==> flow/design.v <==
module controller (
    input logic clk,
    input logic reset,
    output logic load_sreg,
    output logic transmit_pixel,
    output logic [5:0] pixel,
    output logic [4:0] frame
);
    localparam TRANSMIT_FRAME       = 1'b0;
    localparam IDLE                 = 1'b1;
    localparam [2:0] READ_CH_VALS   = 3'b001;
    localparam [2:0] LOAD_SREG      = 3'b010;
    localparam [2:0] TRANSMIT_PIXEL = 3'b100;
    localparam [8:0] TRANSMIT_CYCLES    = 9'd360;        
    localparam [22:0] IDLE_CYCLES       = 23'd2400;
    logic state;
    logic next_state;
    logic [2:0] transmit_phase;
    logic [2:0] next_transmit_phase;
    logic [5:0] pixel_counter;
    logic [4:0] frame_counter;
    logic [8:0] transmit_counter;
    logic [22:0] idle_counter;
    logic transmit_pixel_done;
    logic idle_done;
    assign transmit_pixel_done = (transmit_counter == TRANSMIT_CYCLES - 1);
    assign idle_done = (idle_counter == IDLE_CYCLES - 1);
    always_ff @(posedge clk) begin
        if (reset) begin
            state <= TRANSMIT_FRAME;
            transmit_phase <= READ_CH_VALS;
        end
        else begin
            state <= next_state;
            transmit_phase <= next_transmit_phase;
        end
    end
    always_comb begin
        next_state = state;
        case (state)
            TRANSMIT_FRAME:
                if ((pixel_counter == 6'd63) && (transmit_pixel_done))
                    next_state = IDLE;
                else
                    next_state = TRANSMIT_FRAME;
            IDLE:
                if (idle_done)
                    next_state = TRANSMIT_FRAME;
                else
                    next_state = IDLE;
        endcase
    end
    always_comb begin
        next_transmit_phase = READ_CH_VALS;
        if (state == TRANSMIT_FRAME) begin
            case (transmit_phase)
                READ_CH_VALS:
                    next_transmit_phase = LOAD_SREG;
                LOAD_SREG:
                    next_transmit_phase = TRANSMIT_PIXEL;
                TRANSMIT_PIXEL:
                    next_transmit_phase = transmit_pixel_done ? READ_CH_VALS : TRANSMIT_PIXEL;
                default: ;
            endcase
        end
    end
    always_ff @(posedge clk) begin
        if (reset) begin
            pixel_counter <= 6'd0;
        end
        else if ((state == TRANSMIT_FRAME) && transmit_pixel_done) begin
            pixel_counter <= pixel_counter + 1;
        end
    end
    always_ff @(posedge clk) begin
        if (reset) begin
            frame_counter <= 5'd0;
        end
        else if (idle_done) begin
            frame_counter <= frame_counter + 1;
        end
    end
    always_ff @(posedge clk) begin
        if (reset) begin
            transmit_counter <= 9'd0;
        end
        else if (transmit_phase == TRANSMIT_PIXEL) begin
            transmit_counter <= transmit_counter + 1;
        end
        else begin
            transmit_counter <= 9'd0;
        end
    end
    always_ff @(posedge clk) begin
        if (reset) begin
            idle_counter <= 23'd0;
        end
        else if (state == IDLE) begin
            idle_counter <= idle_counter + 1;
        end
        else begin
            idle_counter <= 23'd0;
        end
    end
    assign pixel = pixel_counter;
    assign frame = frame_counter;
    assign load_sreg = (transmit_phase == LOAD_SREG);
    assign transmit_pixel = (transmit_phase == TRANSMIT_PIXEL);
endmodule
module ws2812b(
    input logic clk,
    input logic reset,
    input logic serial_in,
    input logic transmit,
    output logic ws2812b_out,
    output logic shift
);
    localparam IDLE = 1'b0;
    localparam TRANSMITTING = 1'b1;
    localparam T0_CYCLE_COUNT = 4'd5;
    localparam T1_CYCLE_COUNT = 4'd10;
    localparam MAX_CYCLE_COUNT = 4'd15;
    logic state;
    logic [3:0] cycle_count;
    logic bit_being_sent;
    always_ff @(posedge clk) begin
        if (reset) begin
            state <= IDLE;
            cycle_count <= 4'd0;
            bit_being_sent <= 1'b0;
        end
        else begin
            case (state)
                IDLE:
                    if (transmit == 1'b1) begin
                        state <= TRANSMITTING;
                        cycle_count <= 4'd0;
                        bit_being_sent <= serial_in;
                    end
                TRANSMITTING:
                    if (transmit == 1'b0) begin
                        state <= IDLE;
                    end
                    else if (cycle_count == MAX_CYCLE_COUNT - 1) begin
                        cycle_count <= 4'd0;
                        bit_being_sent <= serial_in;
                    end
                    else begin
                        cycle_count <= cycle_count + 1;
                    end
                default:
                    state <= IDLE;
            endcase
        end
    end
    always_comb begin
        if (state == TRANSMITTING)
            if (bit_being_sent == 1'b0)
                ws2812b_out = (cycle_count < T0_CYCLE_COUNT);
            else
                ws2812b_out = (cycle_count < T1_CYCLE_COUNT);
        else
            ws2812b_out = 1'b0;
    end
    assign shift = (state == TRANSMITTING) && (cycle_count == 4'd0);
endmodule
module rules (
    input logic clk,
    input logic reset,
    input logic step,            
    input logic [127:0] initial_pattern,
    output logic [127:0] grid    
);
    logic [127:0] next_grid;
    always_ff @(posedge clk) begin
        if (reset) begin
            grid <= initial_pattern;
        end
        else if (step) begin
            grid <= next_grid;
        end
    end
    function automatic int neighbors(input int row, input int col, input logic [127:0] g);
        int living;
        int r, c, nr, nc, idx;
        living = 0;
            for (nr = -1; nr <= 1; nr++) begin  
                for (nc = -1; nc <= 1; nc++) begin  
                    if (!(nr == 0 && nc == 0)) begin  
                        r = (row + nr + 8) % 8;  
                        c = (col + nc + 8) % 8;  
                        idx = r * 8 + c;  
                        if (g[2*idx +: 2] == 2'b11) living++;  
                    end
                end
            end
        neighbors =  living;  
    endfunction
generate;
    genvar ir, ic;
    for (ir=0; ir<8; ir++) begin  
        for (ic=0; ic<8; ic++) begin  
            localparam int index = ir * 8 + ic;  
            int living_neighbors;
            always_comb begin
                living_neighbors = neighbors(ir, ic, grid); 
                if (grid[2*index +: 2] == 2'b11) begin  
                    if (living_neighbors == 2 || living_neighbors==3) begin
                        next_grid[2*index +: 2] = 2'b11;
                    end
                    else begin
                        next_grid[2*index +: 2] = 2'b01;
                    end
                end
                else if (grid[2*index +: 2] == 2'b01) begin  
                    if (living_neighbors == 3) begin
                        next_grid[2*index +: 2] = 2'b11;
                    end
                    else begin
                        next_grid[2*index +: 2] = 2'b10;
                    end
                end
                else if (grid[2*index +: 2] == 2'b10) begin  
                    if (living_neighbors == 3) begin
                        next_grid[2*index +: 2] = 2'b11;
                    end
                    else begin
                        next_grid[2*index +: 2] = 2'b00;
                    end
                end
                else  begin  
                    if (living_neighbors == 3) begin
                        next_grid[2*index +: 2] = 2'b11;
                    end
                    else begin
                        next_grid[2*index +: 2] = 2'b00;
                    end
                end
            end
        end
    end
endgenerate
endmodule
module top(
    input logic         clk,
    input logic         SW,          
    input logic [63:0]  pattern,     
    output logic        _48b         
);
    logic [127:0] grid;
    logic [127:0] initial_pattern;
    logic step_game;
    logic reset;
    logic [23:0] shift_reg;
    logic shift;
    logic ws2812b_out;
    logic [5:0] pixel;
    logic load_sreg;
    logic transmit_pixel;
    logic [4:0] frame;
    logic [4:0] last_frame;
    localparam [23:0] OFF     = 24'h000000;
    localparam [23:0] RED     = 24'h00FF00;
    localparam [23:0] GREEN   = 24'hFF0000;
    localparam [23:0] BLUE    = 24'h0000FF;
    genvar gi;
    generate
        for (gi = 0; gi < 64; gi++) begin : g_init
            assign initial_pattern[2*gi +: 2] = pattern[gi] ? 2'b11 : 2'b00;
        end
    endgenerate
    assign reset = ~SW;
    rules u3 (
        .clk(clk),
        .reset(reset),
        .step(step_game),
        .initial_pattern(initial_pattern),
        .grid(grid)  
    );
    ws2812b u4 (
        .clk            (clk),
        .reset          (reset),
        .serial_in      (shift_reg[23]),
        .transmit       (transmit_pixel),
        .ws2812b_out    (ws2812b_out),
        .shift          (shift)
    );
    controller u5 (
        .clk            (clk),
        .reset          (reset),
        .load_sreg      (load_sreg),
        .transmit_pixel (transmit_pixel),
        .pixel          (pixel),
        .frame          (frame)
    );
    always_ff @(posedge clk) begin
        if (reset)
            last_frame <= 5'd0;
        else
            last_frame <= frame;
    end
    assign step_game = (frame != last_frame);  
    always_ff @(posedge clk) begin
        if (reset) begin
            shift_reg <= OFF;
        end
        else if (load_sreg) begin
            if (grid[2*pixel +: 2] == 2'b11) begin  
                shift_reg <= GREEN;
            end
            else if (grid[2*pixel +: 2] == 2'b01) begin  
                shift_reg <= BLUE;
            end
            else if (grid[2*pixel +: 2] == 2'b10) begin  
                shift_reg <= RED;
            end
            else begin  
                shift_reg <= OFF;
            end
        end
        else if (shift) begin
            shift_reg <= { shift_reg[22:0], 1'b0 };
        end
    end
    assign _48b = ws2812b_out;
endmodule
Step by step through the tools: top
What the tools print for top, step after step.
Line numbers count from 1 in the design file above.
Library cell names are shortened.
{ "inputs": {"top": "top", "clock_port": "clk", "library": "sky130hd", "lib_corner": "tt_025C_1v80"} }

Elaborated design
Counts by Yosys on the flattened word-level netlist (proc, flatten, opt, wreduce; memories kept). Register bits leave out memories and registers merged into their read ports (data or address). Print and check cells are left out. Cells with the same type and inputs are merged into one.
{ "bits": {"register_bits": 210, "inputBits": 66, "output_inout_bits": 1, "word_cells": 1735} }
{ "op_classes": {"addsub": 453, "compare": 2, "equal": 271, "n_shift": 1, "mux": 919, "bitwise": 3, "reduce_logical": 74} }
{ "ops": {"columns": ["op", "n"], "rows": [
  ["32-bit by 2-bit adder with 32-bit output with constant B", 448],
  ["32-bit two-way mux", 448],
  ["32-bit by 3-bit equality test with 1-bit output with constant B", 128],
  ["2-bit two-way mux", 320],
  ["128-bit two-way mux", 2],
  ["1-bit two-way mux", 136],
  ["2-bit equality test with constant B", 66],
  ["2-bit by 1-bit equality test with 1-bit output with constant B", 65],
  ["128-bit by 8-bit indexed select with 2-bit output", 1],
  ["24-bit two-way mux", 3],
  ["1-bit logical OR", 64],
  ["16-bit two-way mux", 2],
  ["23-bit by 1-bit adder with 23-bit output with constant B", 1],
  ["23-bit by 12-bit equality test with 1-bit output with constant B", 1],
  ["4-bit two-way mux", 3],
  ["9-bit by 1-bit adder with 9-bit output with constant B", 1],
  ["9-bit equality test with constant B", 1],
  ["3-bit case mux with 3-bit select", 1],
  ["4-bit case mux with 2-bit select", 1],
  ["2-bit by 1-bit != test with 1-bit output with constant B", 3],
  ["2-bit AND reduction", 3],
  ["6-bit by 1-bit adder with 6-bit output with constant B", 1],
  ["6-bit equality test with constant B", 1],
  ["5-bit by 1-bit adder with 5-bit output with constant B", 1],
  ["5-bit != test", 1],
  ["4-bit by 1-bit adder with 4-bit output with constant B", 1],
  ["4-bit by 3-bit < comparator with 1-bit output with constant B", 1],
  ["4-bit < comparator with constant B", 1]
]} }
Not listed: further kinds 13, cells in them 18.

Longest topological paths
Yosys ltp: most cells in a row. Word level: on the elaborated netlist, between registers, memories and ports. Mapped: between sequential cells and ports; inverters and the memories' decode and read muxes count.
{ "logic_depth": {"word_depth": 22, "ABC_AREA": 0, "depth_mapped": 32, "mapped_depth_nobuf": 28} }

Netlist
Yosys stat after the flow's synthesis: flattened, memories mapped to cells. It holds for the ABC_AREA given above (unset counts as 0); a run with the other value may have another netlist.
{ "mapped": {"mapped_cells": 5300, "yosys_area_mm2": 0.0419652, "sequential_area_mm2": 0.0054853, "ff_cells": 210, "buffers": 351} }
{ "by_type": {"columns": ["cell", "n", "type_area_um2"], "rows": [
  ["ha_1", 388, 4.85E+03],
  ["xnor2_1", 481, 4212.79],
  ["edfxtp_1", 128, 3.84E+03],
  ["xnor3_1", 117, 2.64E+03],
  ["nand2_1", 550, 2064.48],
  ["dfxtp_1", 82, 1.64E+03],
  ["nand3_1", 306, 1.53E+03],
  ["nor2_1", 377, 1.42E+03],
  ["xor2_1", 133, 1.16E+03],
  ["inv_1", 291, 1.09E+03],
  ["o21ai_0", 190, 950.912],
  ["mux4_2", 42, 945.907],
  ["a21oi_1", 180, 900.864],
  ["xor3_1", 31, 736.957],
  ["mux2i_1", 71, 710.682],
  ["and3_1", 109, 681.904],
  ["clkbuf_1", 178, 668.141],
  ["and2_1", 95, 594.32]
]} }
Not listed: further types 82, cells in them 1551.
By module: a second synthesis without flattening, with its own total; a netlist apart from the flattened one above.
{ "unflattened": {"hier_cells": 5447, "hier_area_mm2": 0.0433779} }
Rows give one instance, submodules left out.
{ "modules": {"columns": ["module", "instances", "cells", "area_mm2", "seq_area_mm2"], "rows": [
  ["rules", 1, 4928, 0.0385582, 0.0038437],
  ["top", 1, 235, 0.002386, 0.0005806],
  ["controller", 1, 242, 0.002092, 0.0009409],
  ["ws2812b", 1, 42, 0.0003416, 0.0001201]
]} }

Worst setup path after synthesis
Source: OpenSTA report_checks on the synthesized netlist (no wires, ideal clock, input and output delay 20% of the period each), path of least setup slack; recovery checks are left aside. Register names are those of the netlist, which keeps one name where synthesis merged equal registers.
{ "synth_path": {"kind": "input to register", "start": "in SW", "end": "reg u3.grid[0]", "tclk_ns": 10.0, "in_delay_ns": 2.000, "setup_ns": 1.430, "launch_ns": 2.000, "t_arrival_ns": 5.977, "t_required_ns": 8.570, "path_slack_ns": 2.592, "delay_ns": 5.407, "driving_pins": 5, "path_buffers": 4, "period_less_setup_slack_ns": 7.408} }
"delay_ns" is the arrival time less input delay plus setup time.
"driving_pins" counts driving pins, that of a launching flip-flop among them; a cell with two outputs on the path counts twice.
"period_less_setup_slack_ns" is the clock period less the worst setup slack; recovery checks do not enter. This is arithmetic on one report: input and output delays are still those of the set period (20% each).
The rows between start and end are the longest chain of elaborated cells between them; the timing report does not say that the signal goes this way. Where chains are equally long, one stands for them.
Each line given opens the expression or statement behind the cell; cells for indexed reads and writes are added by Yosys, which also makes memories of some case tables.
Only ways into the end's enable, where the timed path ends, are counted here.
{ "synth_via": {"cell_sequence": "clkbuf_1 -> clkbuf_1 -> clkbuf_1 -> buf_1 -> nand3_1", "elab_chain_cells": 1, "cells_between": 1, "lines_between": 0, "classes_between": "eq/ne: 1"} }
{ "synth_lines": {"columns": ["element", "line_no", "text"], "rows": [
  ["from (decl)", 246, "input logic         SW,"],
  ["2-bit by 1-bit != test with 1-bit output", null, null],
  ["to (assign)", 177, "grid <= initial_pattern;"],
  ["to (assign)", 180, "grid <= next_grid;"],
  ["to (decl)", 172, "output logic [127:0] grid"]
]} }

Path in the finished layout
From the final timing report of flow run A: the path of least setup slack in the routed layout; clock arrival at registers is part of the times.
{ "layout_path": {"kind": "register to register", "start": "reg u3.grid[126]", "end": "reg u3.grid[15]", "tclk_ns": 10.2, "setup_ns": 0.25, "launch_ns": 0.65, "t_arrival_ns": 6.90, "t_required_ns": 10.60, "path_slack_ns": 3.70, "driving_pins": 26, "path_buffers": 0} }
The rows between start and end are the longest chain of elaborated cells between them; the timing report does not say that the signal goes this way. Where chains are equally long, one stands for them.
{ "layout_via": {"cell_sequence": "edfxtp_1 -> and2_1 -> inv_1 -> ha_1 -> xnor2_1 -> ha_1 -> nand3_1 -> a21bo_2 -> ha_1 -> nand3_1 -> o21ai_0 -> a31oi_1 -> inv_1 -> ha_1 -> nor2_1 -> a21oi_1 -> ha_1 -> o22ai_1 -> a31oi_1 -> ha_1 -> xnor3_1 -> nand3_1 -> a22oi_1 -> and4_1 -> o21ai_0 -> nand3_1", "elab_chain_cells": 20, "cells_between": 23, "classes_between": "add/sub: 6; eq/ne: 3; mux: 13; reduce/logical: 1"} }
{ "layout_lines": {"columns": ["element", "line_no", "text"], "rows": [
  ["from (decl)", 172, "output logic [127:0] grid"],
  ["from (assign)", 177, "grid <= initial_pattern;"],
  ["from (assign)", 180, "grid <= next_grid;"],
  ["2-bit equality test", 193, "if (g[2*idx +: 2] == 2'b11) living++;"],
  ["32-bit two-way mux", 193, null],
  ["32-bit by 2-bit adder with 32-bit output", 193, null],
  ["32-bit two-way mux", 193, null],
  ["32-bit by 2-bit adder with 32-bit output", 193, null],
  ["32-bit two-way mux", 193, null],
  ["32-bit by 2-bit adder with 32-bit output", 193, null],
  ["[6 not listed]", null, null],
  ["32-bit two-way mux", 193, null],
  ["32-bit by 3-bit equality test with 1-bit output", 224, "if (living_neighbors == 3) begin"],
  ["2-bit two-way mux", 224, null],
  ["2-bit two-way mux", 215, "else if (grid[2*index +: 2] == 2'b01) begin"],
  ["2-bit two-way mux", 207, "if (grid[2*index +: 2] == 2'b11) begin"],
  ["128-bit two-way mux", 179, "else if (step) begin"],
  ["128-bit two-way mux", 176, "if (reset) begin"],
  ["to (assign)", 177, null],
  ["to (assign)", 180, null],
  ["to (decl)", 172, null]
]} }

==> runs of top <==
top through Yosys and OpenROAD on sky130hd: 2 stored runs, unordered, with their settings and measured results. The constraints put input and output delay at 20% of the set period each and load the outputs with 0.01 pF.
By "clock_period_reached_ns" is meant the clock period of the run minus its worst setup slack. This is arithmetic on one report: input and output delays are still those of the set period (20% each).
"worstPathTime_ns" means the part of the period allowed to the worst setup path (the constraints hold back 20% at inputs and 20% at outputs) less its slack; where the path has registers, the arrival times of their clocks count too.

Flow run A
==> flow/run.sh <==
#!/bin/bash
# the make line also repeats the synthesis and layout settings of config.mk as NAME=value (left out here)
make -C /OpenROAD-flow-scripts/flow DESIGN_CONFIG=/design/flow/config.mk WORK_HOME=/design/flow/orfs CLKGATE_MAP_FILE= finish
==> flow/config.mk <==
export PLATFORM = sky130hd
export DESIGN_NAME = top
export DESIGN_NICKNAME = top
export VERILOG_FILES = /design/flow/design.v
export SDC_FILE = /design/flow/constraint.sdc
export NUM_CORES = 4
export LEC_CHECK = 0
export CAP_MARGIN = 20
export CORE_MARGIN = 2
export CORE_UTILIZATION = 40
export SLEW_MARGIN = 20
==> flow/constraint.sdc <==
create_clock -name core_clock -period 10.2 [get_ports {clk}]
set_input_delay 2.0400 -clock core_clock [delete_from_list [all_inputs] [get_ports {clk}]]
set_output_delay 2.0400 -clock core_clock [all_outputs]
set_load 0.01 [all_outputs]

==> results of flow run A, as JSON <==
{
  "synth_chip_area_mm2": 0.0419652,
  "dieArea_mm2": 0.107518,
  "stdcell_area_mm2": 0.0446816,
  "utilization_pct": 43.0,
  "timing.setup.ws_ns": 3.703,
  "setup_tns_ns": 0.000,
  "worst_hold_slack_ns": 0.424,
  "clock_period_reached_ns": 6.497,
  "worstPathTime_ns": 6.50,
  "critical_path_kind": "register to register"
}

Flow run B
==> flow/run.sh <==
#!/bin/bash
# the make line also repeats the synthesis and layout settings of config.mk as NAME=value (left out here)
make -C /OpenROAD-flow-scripts/flow DESIGN_CONFIG=/design/flow/config.mk WORK_HOME=/design/flow/orfs CLKGATE_MAP_FILE= finish
==> flow/config.mk <==
export PLATFORM = sky130hd
export DESIGN_NAME = top
export DESIGN_NICKNAME = top
export VERILOG_FILES = /design/flow/design.v
export SDC_FILE = /design/flow/constraint.sdc
export NUM_CORES = 4
export LEC_CHECK = 0
export ABC_AREA = 0
export CAP_MARGIN = 5
export CELL_PAD_IN_SITES_DETAIL_PLACEMENT = 1
export CELL_PAD_IN_SITES_GLOBAL_PLACEMENT = 1
export CORE_ASPECT_RATIO = 1.59
export CORE_MARGIN = 2
export CORE_UTILIZATION = 40
export CTS_CLUSTER_DIAMETER = 129
export CTS_CLUSTER_SIZE = 24
export GPL_TIMING_DRIVEN = 0
export HOLD_SLACK_MARGIN = -0.01
export MAX_ROUTING_LAYER = met5
export SLEW_MARGIN = 20
export TNS_END_PERCENT = 85
==> flow/constraint.sdc <==
create_clock -name core_clock -period 10.0 [get_ports {clk}]
set_input_delay 2.0000 -clock core_clock [delete_from_list [all_inputs] [get_ports {clk}]]
set_output_delay 2.0000 -clock core_clock [all_outputs]
set_load 0.01 [all_outputs]

==> results of flow run B, as JSON <==
{
  "synth_chip_area_mm2": 0.0419652,
  "dieArea_mm2": 0.107589,
  "stdcell_area_mm2": 0.0455524,
  "utilization_pct": 43.9,
  "timing.setup.ws_ns": 1.813,
  "setup_tns_ns": 0.000,
  "worst_hold_slack_ns": 0.459,
  "clock_period_reached_ns": 8.187,
  "worstPathTime_ns": 8.19,
  "critical_path_kind": "register to register"
}
